==> flow/design.v <==
module SUBWAY(
    clk,
    rst_n,
    in_valid,
    init,
    in0,
    in1,
    in2,
    in3,
    out_valid,
    out
);
input clk, rst_n;
input in_valid;
input [1:0] init;
input [1:0] in0, in1, in2, in3; 
output reg       out_valid;
output reg [1:0] out;
parameter s_idle = 2'd0;
parameter s_input = 2'd1;
parameter s_cul = 2'd2;
parameter s_output = 2'd3;
genvar NN;
genvar MM;
integer i;
integer j;
parameter IDX = 9;
reg [1:0]current_state;
reg [1:0]next_state;
reg [1:0]init_pos;
reg [5:0]cnt;
reg [1:0]is_road;
reg [1:0] reg_dif;
reg [1:0]move;
wire UorD;
reg reg_UorD;
wire [1:0]dif1;
wire [1:0]dif2;
wire [1:0]dif;
reg [1:0] next_dif;
reg [1:0]next_pos;
reg [1:0]cur_pos;
reg [1:0] next_step[2:0];
wire [1:0]in_wire[3:0];
reg [1:0]in_a[IDX:0];
reg [1:0]in_b[IDX:0];
reg [1:0]in_c[IDX:0];
reg [1:0]in_d[IDX:0];
reg [1:0]out_pipe[54:0];
reg [1:0]road;
always@(posedge clk or negedge rst_n)begin
	if(!rst_n)
        current_state <= s_idle;
    else
        current_state <= next_state;
end
always@(*)begin
	case(current_state)
		s_idle: if(in_valid) next_state = s_input;
				else next_state = s_idle;
		s_input:if (cnt == 6'd7) next_state = s_cul;
				else next_state = s_input;
		s_cul:	if (cnt == 6'd62) next_state = s_output;
				else next_state = s_cul;				
		s_output: if (cnt == 6'd63) next_state = s_idle;
				else next_state = s_output;
		default: next_state = current_state;
	endcase 
end
always @(posedge clk or negedge rst_n) begin
    if(!rst_n)begin
		init_pos <= 2'd0;
    end   
    else
		case(current_state)
			s_idle: if(in_valid)begin
				init_pos <= init;
			end
			default: init_pos <= init_pos;
		endcase
end
always@(posedge clk or negedge rst_n)begin
	if(!rst_n)
        cnt <= 6'b0;
    else
		case(current_state)
			s_idle: cnt <= 6'd0;
			s_input: cnt <= cnt+6'd1;
			s_cul: if(cnt == 6'd62 ) cnt <= 6'd0;
					else cnt <= cnt+6'd1;
			s_output: if(cnt == 6'd63) cnt <= 6'd0;
					else cnt <= cnt+6'd1;
			default: cnt <= cnt;
		endcase
end
always@(posedge clk or negedge rst_n)begin
	if(!rst_n)
        out_valid <= 1'b0;
    else
		case(current_state)
			s_idle: out_valid <= 1'd0;
			s_input: out_valid <= 1'd0;
			s_output: 
				if(cnt == 6'd63) out_valid <= 1'd0;
				else   out_valid <= 1'd1;
			default: out_valid <= 1'd0;
		endcase
end
assign UorD = (cur_pos < road)?1'd0: 1'd1;  
assign dif1 = (cur_pos < road)?road: cur_pos;  
assign dif2 = (cur_pos < road)?cur_pos: road;
assign dif = dif1 - dif2;
always @(posedge clk or negedge rst_n) begin
	if(!rst_n)begin
        reg_UorD <= 2'd0;
    end 
	else begin
		reg_UorD <= UorD;
	end
end
always@(*)begin
	case(cur_pos)
	2'd0: begin
		next_step[0] = 2'b11;
		next_step[1] = in_a[1];
		next_step[2] = in_b[1];
	end
	2'd1: begin
		next_step[0] = in_a[1];
		next_step[1] = in_b[1];
		next_step[2] = in_c[1];
	end
	2'd2: begin
		next_step[0] = in_b[1];
		next_step[1] = in_c[1];
		next_step[2] = in_d[1];
	end
	2'd3: begin
		next_step[0] = in_c[1];
		next_step[1] = in_d[1];
		next_step[2] = 2'b11;
	end
	default: begin
		next_step[0] = in_c[1];
		next_step[1] = in_d[1];
		next_step[2] = 2'b11;
	end
	endcase
end
always@(*)begin
	if (dif != 2'd0) begin
		case(reg_UorD)
		1'd0: 
			case(next_step[2])
			2'd0: move = 2'b01;
			2'd1,
			2'd2,
			2'd3: 
				case(next_step[1])
				2'd0,
				2'd2: move = 2'd0;
				2'd1: move = 2'b11;
				default: move = 2'b0;
				endcase
			default: move = 2'b0;
			endcase
		1'd1: 
			case(next_step[0])
			2'd0: move = 2'b10;
			2'd1,
			2'd2,
			2'd3: 
				case(next_step[1])
				2'd0,
				2'd2: move = 2'd0;
				2'd1: move = 2'b11;
				default: move = 2'b0;
				endcase
			default: move = 2'b0;
			endcase
		default: move = 2'b0;
		endcase
	end
	else begin
		case(next_step[1])
		2'd0,
		2'd2: move = 2'd00;
		2'd1: move = 2'b11;
		default: move = 2'd0;  
		endcase
	end
end
always@(*)begin
	case(cur_pos)
	2'd0:begin
		case (move) 
		2'd1:
			next_pos = 2'd1;
		default:
			next_pos = 2'd0;
		endcase
	end 
	2'd1:begin
		case (move) 
		2'd1:
			next_pos = 2'd2;
		2'd2:
			next_pos = 2'd0;
		default:
			next_pos = 2'd1;
		endcase
	end
	2'd2:begin
		case (move) 
		2'd1:
			next_pos = 2'd3;
		2'd2:
			next_pos = 2'd1;
		default:
			next_pos = 2'd2;
		endcase
	end
	2'd3:begin
		case (move) 
		2'd2:
			next_pos = 2'd2;
		default:
			next_pos = 2'd3;
		endcase
	end
	default:next_pos = cur_pos;
	endcase
end
always@(*)begin
	if (in_b[8] == 2'd0)begin
		is_road = 2'd1;
	end
	else if (in_c[8] == 2'd0)begin
		is_road = 2'd2;
	end
	else if (in_a[8] == 2'd0)begin
		is_road = 2'd0;
	end
	else if (in_d[8] == 2'd0)begin
		is_road = 2'd3;
	end
	else begin
		is_road = 2'd1;
	end
end
always@(posedge clk)begin
	if(!rst_n)begin
        road <= 2'd0;
    end 
	else begin
		case(cnt[2:0])
		3'd0: 
			road <= is_road;
		default: road <= road;
		endcase
	end
end
always @(posedge clk or negedge rst_n) begin
	if(!rst_n)begin
        cur_pos <= 2'd0;
    end 
	else begin
		case(current_state)
		s_idle: cur_pos <= 2'd0;
		s_input: cur_pos <= init_pos;
		s_cul,
		s_output: cur_pos <= next_pos;
		default: cur_pos <= cur_pos;
		endcase
	end
end
always @(posedge clk or negedge rst_n) begin
	if(!rst_n)begin
        out <= 2'd0;
    end 
	else begin
		case(current_state)
		s_idle: out <= 2'd0;
		s_input: out <= 2'd0;
		s_output: 
			if(cnt == 6'd63) out <= 2'd0;
			else out <= out_pipe[0]; 
		default: out <= 2'd0;
		endcase
	end
end
always @(posedge clk or negedge rst_n) begin
	if(!rst_n)begin
		for (i=0; i<55; i=i+1)begin
			out_pipe[i]<=2'd0; 
		end
    end 
	else begin
		case(current_state)
		s_idle: begin
			for (i=0; i<55; i=i+1)begin
				out_pipe[i]<=2'd0; 
			end
		end
		s_output,
		s_cul: begin
			out_pipe[54] <= move;
			for (i=0; i<54; i=i+1)begin
				out_pipe[i]<=out_pipe[i+1]; 
			end
		end
		default: begin
			for (i=0; i<55; i=i+1)begin
				out_pipe[i]<=2'd0; 
			end
		end
		endcase
	end
end
always @(posedge clk or negedge rst_n) begin
    if(!rst_n)begin
        for (i = 0; i<IDX; i=i+1)begin
			in_a[i]<=2'd0;
		end
    end   
    else
		case(current_state)
			s_idle: if(in_valid)begin
						in_a[IDX-1]<=in0;
						for (i = 0; i<IDX-1; i=i+1)begin
							in_a[i]<=in_a[i+1];
						end
					end
					else begin 
						for (i = 0; i<IDX; i=i+1)begin
							in_a[i]<=in_a[i];
						end
					end
			s_input,
			s_cul:if(in_valid)begin
						in_a[IDX-1]<=in0;
						for (i = 0; i<IDX-1; i=i+1)begin
							in_a[i]<=in_a[i+1];
						end
					end
					else begin 
						for (i = 0; i<IDX; i=i+1)begin
							in_a[i]<=in_a[i];
						end
					end
			s_output:begin
				if(in_valid)begin
					in_a[IDX-1]<= in0;
				end
				else begin
					in_a[IDX-1]<= 2'd0;
				end
				for (i = 0; i<IDX-1; i=i+1)begin
					in_a[i]<=in_a[i+1];
				end
			end
			default: begin 
						for (i = 0; i<IDX; i=i+1)begin
							in_a[i]<=in_a[i];
						end
					end
		endcase
end
always @(posedge clk or negedge rst_n) begin
    if(!rst_n)begin
        for (i = 0; i<IDX; i=i+1)begin
			in_b[i]<=2'd0;
		end
    end   
    else
		case(current_state)
			s_idle: if(in_valid)begin
						in_b[IDX-1]<=in1;
						for (i = 0; i<IDX-1; i=i+1)begin
							in_b[i]<=in_b[i+1];
						end
					end
					else begin 
						for (i = 0; i<IDX; i=i+1)begin
							in_b[i]<=in_b[i];
						end
					end
			s_input,
			s_cul:if(in_valid)begin
						in_b[IDX-1]<=in1;
						for (i = 0; i<IDX-1; i=i+1)begin
							in_b[i]<=in_b[i+1];
						end
					end
					else begin 
						for (i = 0; i<IDX; i=i+1)begin
							in_b[i]<=in_b[i];
						end
					end
			s_output:begin
				if(in_valid)begin
					in_b[IDX-1]<= in1;
				end
				else begin
					in_b[IDX-1]<= 2'd0;
				end
				for (i = 0; i<IDX-1; i=i+1)begin
					in_b[i]<=in_b[i+1];
				end
			end
			default: begin 
						for (i = 0; i<IDX; i=i+1)begin
							in_b[i]<=in_b[i];
						end
					end
		endcase
end
always @(posedge clk or negedge rst_n) begin
    if(!rst_n)begin
        for (i = 0; i<IDX; i=i+1)begin
			in_c[i]<=2'd0;
		end
    end   
    else
		case(current_state)
			s_idle: if(in_valid)begin
						in_c[IDX-1]<=in2;
						for (i = 0; i<IDX-1; i=i+1)begin
							in_c[i]<=in_c[i+1];
						end
					end
					else begin 
						for (i = 0; i<IDX; i=i+1)begin
							in_c[i]<=in_c[i];
						end
					end
			s_input,
			s_cul:if(in_valid)begin
						in_c[IDX-1]<=in2;
						for (i = 0; i<IDX-1; i=i+1)begin
							in_c[i]<=in_c[i+1];
						end
					end
					else begin 
						for (i = 0; i<IDX; i=i+1)begin
							in_c[i]<=in_c[i];
						end
					end
			s_output:begin
				if(in_valid)begin
					in_c[IDX-1]<= in2;
				end
				else begin
					in_c[IDX-1]<= 2'd0;
				end
				for (i = 0; i<IDX-1; i=i+1)begin
					in_c[i]<=in_c[i+1];
				end
			end
			default: begin 
						for (i = 0; i<IDX; i=i+1)begin
							in_c[i]<=in_c[i];
						end
					end
		endcase
end
always @(posedge clk or negedge rst_n) begin
    if(!rst_n)begin
        for (i = 0; i<IDX; i=i+1)begin
			in_d[i]<=2'd0;
		end
    end   
    else
		case(current_state)
			s_idle: if(in_valid)begin
						in_d[IDX-1]<=in3;
						for (i = 0; i<IDX-1; i=i+1)begin
							in_d[i]<=in_d[i+1];
						end
					end
					else begin 
						for (i = 0; i<IDX; i=i+1)begin
							in_d[i]<=in_d[i];
						end
					end
			s_input,
			s_cul:if(in_valid)begin
						in_d[IDX-1]<=in3;
						for (i = 0; i<IDX-1; i=i+1)begin
							in_d[i]<=in_d[i+1];
						end
					end
					else begin 
						for (i = 0; i<IDX; i=i+1)begin
							in_d[i]<=in_d[i];
						end
					end
			s_output:begin
				if(in_valid)begin
					in_d[IDX-1]<= in3;
				end
				else begin
					in_d[IDX-1]<= 2'd0;
				end
				for (i = 0; i<IDX-1; i=i+1)begin
					in_d[i]<=in_d[i+1];
				end
			end
			default: begin 
						for (i = 0; i<IDX; i=i+1)begin
							in_d[i]<=in_d[i];
						end
					end
		endcase
end
endmodule
--- tool output ---
== Reports on SUBWAY ==
Tool output for the design above before and after an edit, in the order of the flow.
Lines under "before" count in the file above, lines under "after" in the edited file.
"change" is "after" less "before", of the values as shown; "relative change" is that difference over "before", in percent.
Cell names lack the library's common part.
The mark n/a stands for no value.
Design
  design top: SUBWAY
  clock input: clk
  library: sky130hd
  library corner: tt_025C_1v80

== The edit ==
The edit as a unified diff against the file above.
A script made this edit. It was not meant as an optimisation and need not keep what the design does.
begin of diff
@@ -41,5 +41,5 @@
 reg [1:0]next_pos;
 reg [1:0]cur_pos;
-reg [1:0] next_step[2:0];
+reg [1:0] next_step[1:0];
 wire [1:0]in_wire[3:0];
 reg [1:0]in_a[IDX:0];
end of diff

== Word level ==
Counts by Yosys on the flattened word-level netlist (proc, flatten, opt, wreduce). Print and check cells are left out. Cells with the same type and inputs are merged into one.
Operators by class
  add/sub/neg operators: before 2, after 2, change 0, relative change 0.00%
  order comparisons: before 1, after 1, change 0, relative change 0.00%
  equality and inequality tests: before 19, after 16, change -3, relative change -15.79%
  mux-type cells: before 156, after 154, change -2, relative change -1.28%
  bitwise gates (word level): before 1, after 0, change -1, relative change -100.00%
  reduce/logical cells: before 15, after 13, change -2, relative change -13.33%
Operators by type and width
  2-bit case mux with 2-bit select: before 37, after 35, change -2, relative change -5.41%
  2-bit equality test with constant B: before 9, after 7, change -2, relative change -22.22%
  2-bit two-way mux: before 103, after 104, change +1, relative change +0.97%
  2-bit logical NOT: before 8, after 7, change -1, relative change -12.50%
  2-bit by 1-bit equality test with 1-bit output with constant B: before 6, after 5, change -1, relative change -16.67%
  2-bit case mux with 4-bit select: before 5, after 4, change -1, relative change -20.00%
  3-bit OR reduction: before 3, after 2, change -1, relative change -33.33%
  1-bit inverter: before 1, after 0, change -1, relative change -100.00%
Operator kinds equal on both sides are left out: 14.
Bit counts
  register bits: before 192, after 192, change 0, relative change 0.00%
  input bits: before 13, after 13, change 0, relative change 0.00%
  output and inout bits: before 3, after 3, change 0, relative change 0.00%

== Longest topological paths ==
Depth = most cells in a row (Yosys ltp): at word level without a register or memory, in the mapped netlist without a sequential cell, where the memories' decode and read muxes count.
Depth
  depth after elaboration: before 11, after 11, change 0, relative change 0.00%
  ABC_AREA: before 0, after 0
  depth in mapped cells: before 12, after 10, change -2, relative change -16.67%
  depth with buffers taken out: before 11, after 9, change -2, relative change -18.18%

== Netlist ==
The flow's flattened synthesis, as Yosys stat reports it; memories are mapped. The netlist is that of the ABC_AREA named above (0 if unset); the other value can give another one.
Synthesis totals
  cell count: before 498, after 486, change -12, relative change -2.41%
  mapped area (um2): before 7026.7, after 6920.4, change -106.3, relative change -1.51%
  sequential part of the area (um2): before 4845.9, after 4820.9, change -25.0, relative change -0.52%
  flip-flop cells: before 194, after 193, change -1, relative change -0.52%
  buffer cells: before 22, after 21, change -1, relative change -4.55%
Cell types
  mux2_2: before 49, after 55, change +6, relative change +12.24%
  mux2_1: before 10, after 4, change -6, relative change -60.00%
  buf_4: before 5, after 1, change -4, relative change -80.00%
  buf_6: before 1, after 5, change +4, relative change +400.00%
  inv_1: before 11, after 9, change -2, relative change -18.18%
  ha_1: before 7, after 5, change -2, relative change -28.57%
  nor3_2: before 2, after 0, change -2, relative change -100.00%
  inv_2: before 0, after 2, change +2
  dfrtp_1: before 191, after 190, change -1, relative change -0.52%
  nor2b_1: before 113, after 112, change -1, relative change -0.88%
  nand2_1: before 23, after 22, change -1, relative change -4.35%
  nor2_1: before 13, after 14, change +1, relative change +7.69%
  o21ai_0: before 11, after 12, change +1, relative change +9.09%
  clkbuf_1: before 10, after 11, change +1, relative change +10.00%
  buf_2: before 4, after 3, change -1, relative change -25.00%
  nand3_1: before 4, after 3, change -1, relative change -25.00%
  buf_1: before 2, after 1, change -1, relative change -50.00%
  o31ai_1: before 2, after 1, change -1, relative change -50.00%
Cell types equal on both sides are left out: 16.
The list need not be complete.

== Timing after synthesis ==
Source: OpenSTA report_checks on the synthesized netlist (no wires, ideal clock, input and output delay 20% of the period each), path of least setup slack; recovery checks are left aside. Register names are those of the netlist, which keeps one name where synthesis merged equal registers.
Timing path after synthesis
  kind: before register to register, after register to register
  start: before register cur_pos[0], after register in_b[1][0]
  end: before register cur_pos[0], after register cur_pos[0]
  period (ps): before 2500, after 2500, change 0, relative change 0.00%
  library setup time (ps): before 137, after 137, change 0
  time at the first pin (ps): before 0, after 0, change 0
  data arrival time (ps): before 2014, after 1917, change -97, relative change -4.82%
  slack (ps): before 349, after 446, change +97
  path delay (ps): before 2151, after 2054, change -97, relative change -4.51%
  driving pins on the path: before 10, after 9, change -1, relative change -10.00%
  path buffers: before 1, after 0, change -1, relative change -100.00%
  synthesis period reached (ps): before 2151, after 2054, change -97, relative change -4.51%
"path delay" = arrival - input delay + setup time.
"driving pins on the path": output pins that drive a net of the path, with the launching flip-flop's if there is one; two outputs of one cell count as two.
"synthesis period reached" = period - worst setup slack (recovery checks aside). The figure is calculated, with input and output delays left at 20% of the set period.
Between the ends stands the longest chain of elaborated cells between them, by number of cells; it is not shown to be the way that was timed. Of several equally long chains one is given.
Each line given opens the expression or statement behind the cell; cells for indexed reads and writes are added by Yosys, which also makes memories of some case tables.
A register here has more assigning lines than the two given.
Between the ends, after synthesis, before
  cell sequence: dfrtp_1 > buf_6 > inv_4 > mux4_2 > a2bb2oi_2 > inv_1 > ha_1 > mux2_2 > a21oi_1 > o21ai_0
  cells in the longest elaborated chain: 11
  elaborated cells on any way between the ends: 36
  classes of those cells: add/sub: 1; compare: 1; eq/ne: 12; mux: 16; reduce/logical: 6
Ends and longest elaborated chain, after synthesis, before
  start: declaration: line 42  | reg [1:0]cur_pos;
  start: assignment: line 270  | s_input: cur_pos <= init_pos;
  start: assignment: line 272  | s_output: cur_pos <= next_pos;
  2-bit equality test: line 122  | case(cur_pos)
  2-bit case mux with 4-bit select: line 122
  2-bit by 1-bit equality test with 1-bit output: line 173  | case(next_step[1])
  2-bit two-way mux: line 173
  2-bit case mux with 2-bit select: line 168  | case(next_step[0])
  2-bit case mux with 2-bit select: line 152  | case(reg_UorD)
  2-bit two-way mux: line 151  | if (dif != 2'd0) begin
  2-bit equality test: line 224  | case (move)
  1-bit two-way mux: line 224
  2-bit case mux with 4-bit select: line 194  | case(cur_pos)
  2-bit case mux with 3-bit select: line 268  | case(current_state)
  end: assignment: line 270
  end: assignment: line 272
  end: declaration: line 42
Between the ends, after synthesis, after
  cell sequence: dfrtp_1 > and2b_2 > mux4_2 > nand4b_4 > inv_2 > ha_1 > mux2_2 > a21oi_1 > o21ai_0
  cells in the longest elaborated chain: 10
  elaborated cells on any way between the ends: 20
  classes of those cells: eq/ne: 6; mux: 12; reduce/logical: 2
Ends and longest elaborated chain, after synthesis, after
  start: declaration: line 46  | reg [1:0]in_b[IDX:0];
  start: assignment: line 380  | in_b[i]<=in_b[i+1];
  start: assignment: line 385  | in_b[i]<=in_b[i];
  2-bit case mux with 4-bit select: line 122  | case(cur_pos)
  2-bit by 1-bit equality test with 1-bit output: line 173  | case(next_step[1])
  2-bit two-way mux: line 173
  2-bit case mux with 2-bit select: line 168  | case(next_step[0])
  2-bit two-way mux: line 152  | case(reg_UorD)
  2-bit two-way mux: line 151  | if (dif != 2'd0) begin
  2-bit equality test: line 224  | case (move)
  1-bit two-way mux: line 224
  2-bit case mux with 4-bit select: line 194  | case(cur_pos)
  2-bit case mux with 3-bit select: line 268  | case(current_state)
  end: assignment: line 270  | s_input: cur_pos <= init_pos;
  end: assignment: line 272  | s_output: cur_pos <= next_pos;
  end: declaration: line 42  | reg [1:0]cur_pos;

== Timing after layout ==
Path of least setup slack in the final report of each run of pair A (OpenROAD, finished layout, wires in). Where an end is a register, its clock arrival counts in the times.
The path's times are printed in steps of 10 ps; the period is the one set.
Timing path after layout
  kind: before register to register, after register to register
  start: before register cur_pos[0], after register cur_pos[1]
  end: before register cur_pos[0], after register cur_pos[0]
  period (ps): before 2500, after 2500, change 0, relative change 0.00%
  library setup time (ps): before 130, after 140, change +10
  time at the first pin (ps): before 420, after 430, change +10, relative change +2.38%
  data arrival time (ps): before 2590, after 2550, change -40, relative change -1.54%
  slack (ps): before 200, after 240, change +40
  driving pins on the path: before 9, after 9, change 0, relative change 0.00%
  path buffers: before 0, after 0, change 0
Between the ends stands the longest chain of elaborated cells between them, by number of cells; it is not shown to be the way that was timed. Of several equally long chains one is given.
A register here has more assigning lines than the two given.
Between the ends, after layout, before
  cell sequence: dfrtp_2 > inv_4 > mux4_2 > a2bb2oi_2 > inv_1 > ha_1 > mux2_2 > a21oi_1 > o21ai_0
  cells in the longest elaborated chain: 11
  elaborated cells on any way between the ends: 36
  classes of those cells: add/sub: 1; compare: 1; eq/ne: 12; mux: 16; reduce/logical: 6
Ends and longest elaborated chain, after layout, before
  start: declaration: line 42  | reg [1:0]cur_pos;
  start: assignment: line 270  | s_input: cur_pos <= init_pos;
  start: assignment: line 272  | s_output: cur_pos <= next_pos;
  2-bit equality test: line 122  | case(cur_pos)
  2-bit case mux with 4-bit select: line 122
  2-bit by 1-bit equality test with 1-bit output: line 173  | case(next_step[1])
  2-bit two-way mux: line 173
  2-bit case mux with 2-bit select: line 168  | case(next_step[0])
  2-bit case mux with 2-bit select: line 152  | case(reg_UorD)
  2-bit two-way mux: line 151  | if (dif != 2'd0) begin
  2-bit equality test: line 224  | case (move)
  1-bit two-way mux: line 224
  2-bit case mux with 4-bit select: line 194  | case(cur_pos)
  2-bit case mux with 3-bit select: line 268  | case(current_state)
  end: assignment: line 270
  end: assignment: line 272
  end: declaration: line 42
Between the ends, after layout, after
  cell sequence: dfrtp_1 > nor4b_1 > o21ai_1 > nand4_1 > inv_1 > ha_1 > mux2_2 > a21oi_1 > o21ai_0
  cells in the longest elaborated chain: 11
  elaborated cells on any way between the ends: 29
  classes of those cells: add/sub: 1; compare: 1; eq/ne: 9; mux: 14; reduce/logical: 4
Ends and longest elaborated chain, after layout, after
  start: declaration: line 42  | reg [1:0]cur_pos;
  start: assignment: line 270  | s_input: cur_pos <= init_pos;
  start: assignment: line 272  | s_output: cur_pos <= next_pos;
  2-bit equality test: line 122  | case(cur_pos)
  2-bit case mux with 4-bit select: line 122
  2-bit by 1-bit equality test with 1-bit output: line 173  | case(next_step[1])
  2-bit two-way mux: line 173
  2-bit case mux with 2-bit select: line 168  | case(next_step[0])
  2-bit two-way mux: line 152  | case(reg_UorD)
  2-bit two-way mux: line 151  | if (dif != 2'd0) begin
  2-bit equality test: line 224  | case (move)
  1-bit two-way mux: line 224
  2-bit case mux with 4-bit select: line 194  | case(cur_pos)
  2-bit case mux with 3-bit select: line 268  | case(current_state)
  end: assignment: line 270
  end: assignment: line 272
  end: declaration: line 42

== Measured runs ==
Both versions went through the flow (Yosys, OpenROAD) with the same settings in each pair. Constraints: input delay and output delay 20% of the set period each, output load 0.01 pF.
Flow settings, pair A
  period_ns: 2.5
  CAP_MARGIN: 20
  CORE_MARGIN: 2
  CORE_UTILIZATION: 40
  SLEW_MARGIN: 20
Results, pair A
  chip area in the Yosys report (um2): before 7026.7, after 6920.4, change -106.3, relative change -1.51%
  total die area (um2): before 18643.2, after 18369.7, change -273.5, relative change -1.47%
  final utilization: before 0.469, after 0.464, change -0.005
  lowest setup slack (ps): before 204, after 243, change +39
  worst-case hold slack (ps): before 464, after 457, change -7
  period achieved (ps): before 2296, after 2257, change -39, relative change -1.70%
Flow settings, pair B
  ABC_AREA: 1
  CAP_MARGIN: 10
  CORE_UTILIZATION: 34
  CTS_CLUSTER_SIZE: 23
  MAX_ROUTING_LAYER: met5
  PLACE_DENSITY: 0.71
  SETUP_SLACK_MARGIN: 0.21
  TNS_END_PERCENT: 55
  period_ns: 1.39
  CORE_MARGIN: 2
  SLEW_MARGIN: 20
Results, pair B
  chip area in the Yosys report (um2): before 7234.4, after 7074.3, change -160.1, relative change -2.21%
  total die area (um2): before 22461.0, after 21976.6, change -484.4, relative change -2.16%
  final utilization: before 0.522, after 0.548, change +0.026
  lowest setup slack (ps): before -609, after -424, change +185
  period achieved (ps): before 1999, after 1814, change -185, relative change -9.25%
By "period achieved" is meant the clock period of the run minus its worst setup slack. This is arithmetic on one report: input and output delays are still those of the set period (20% each).
--- end ---
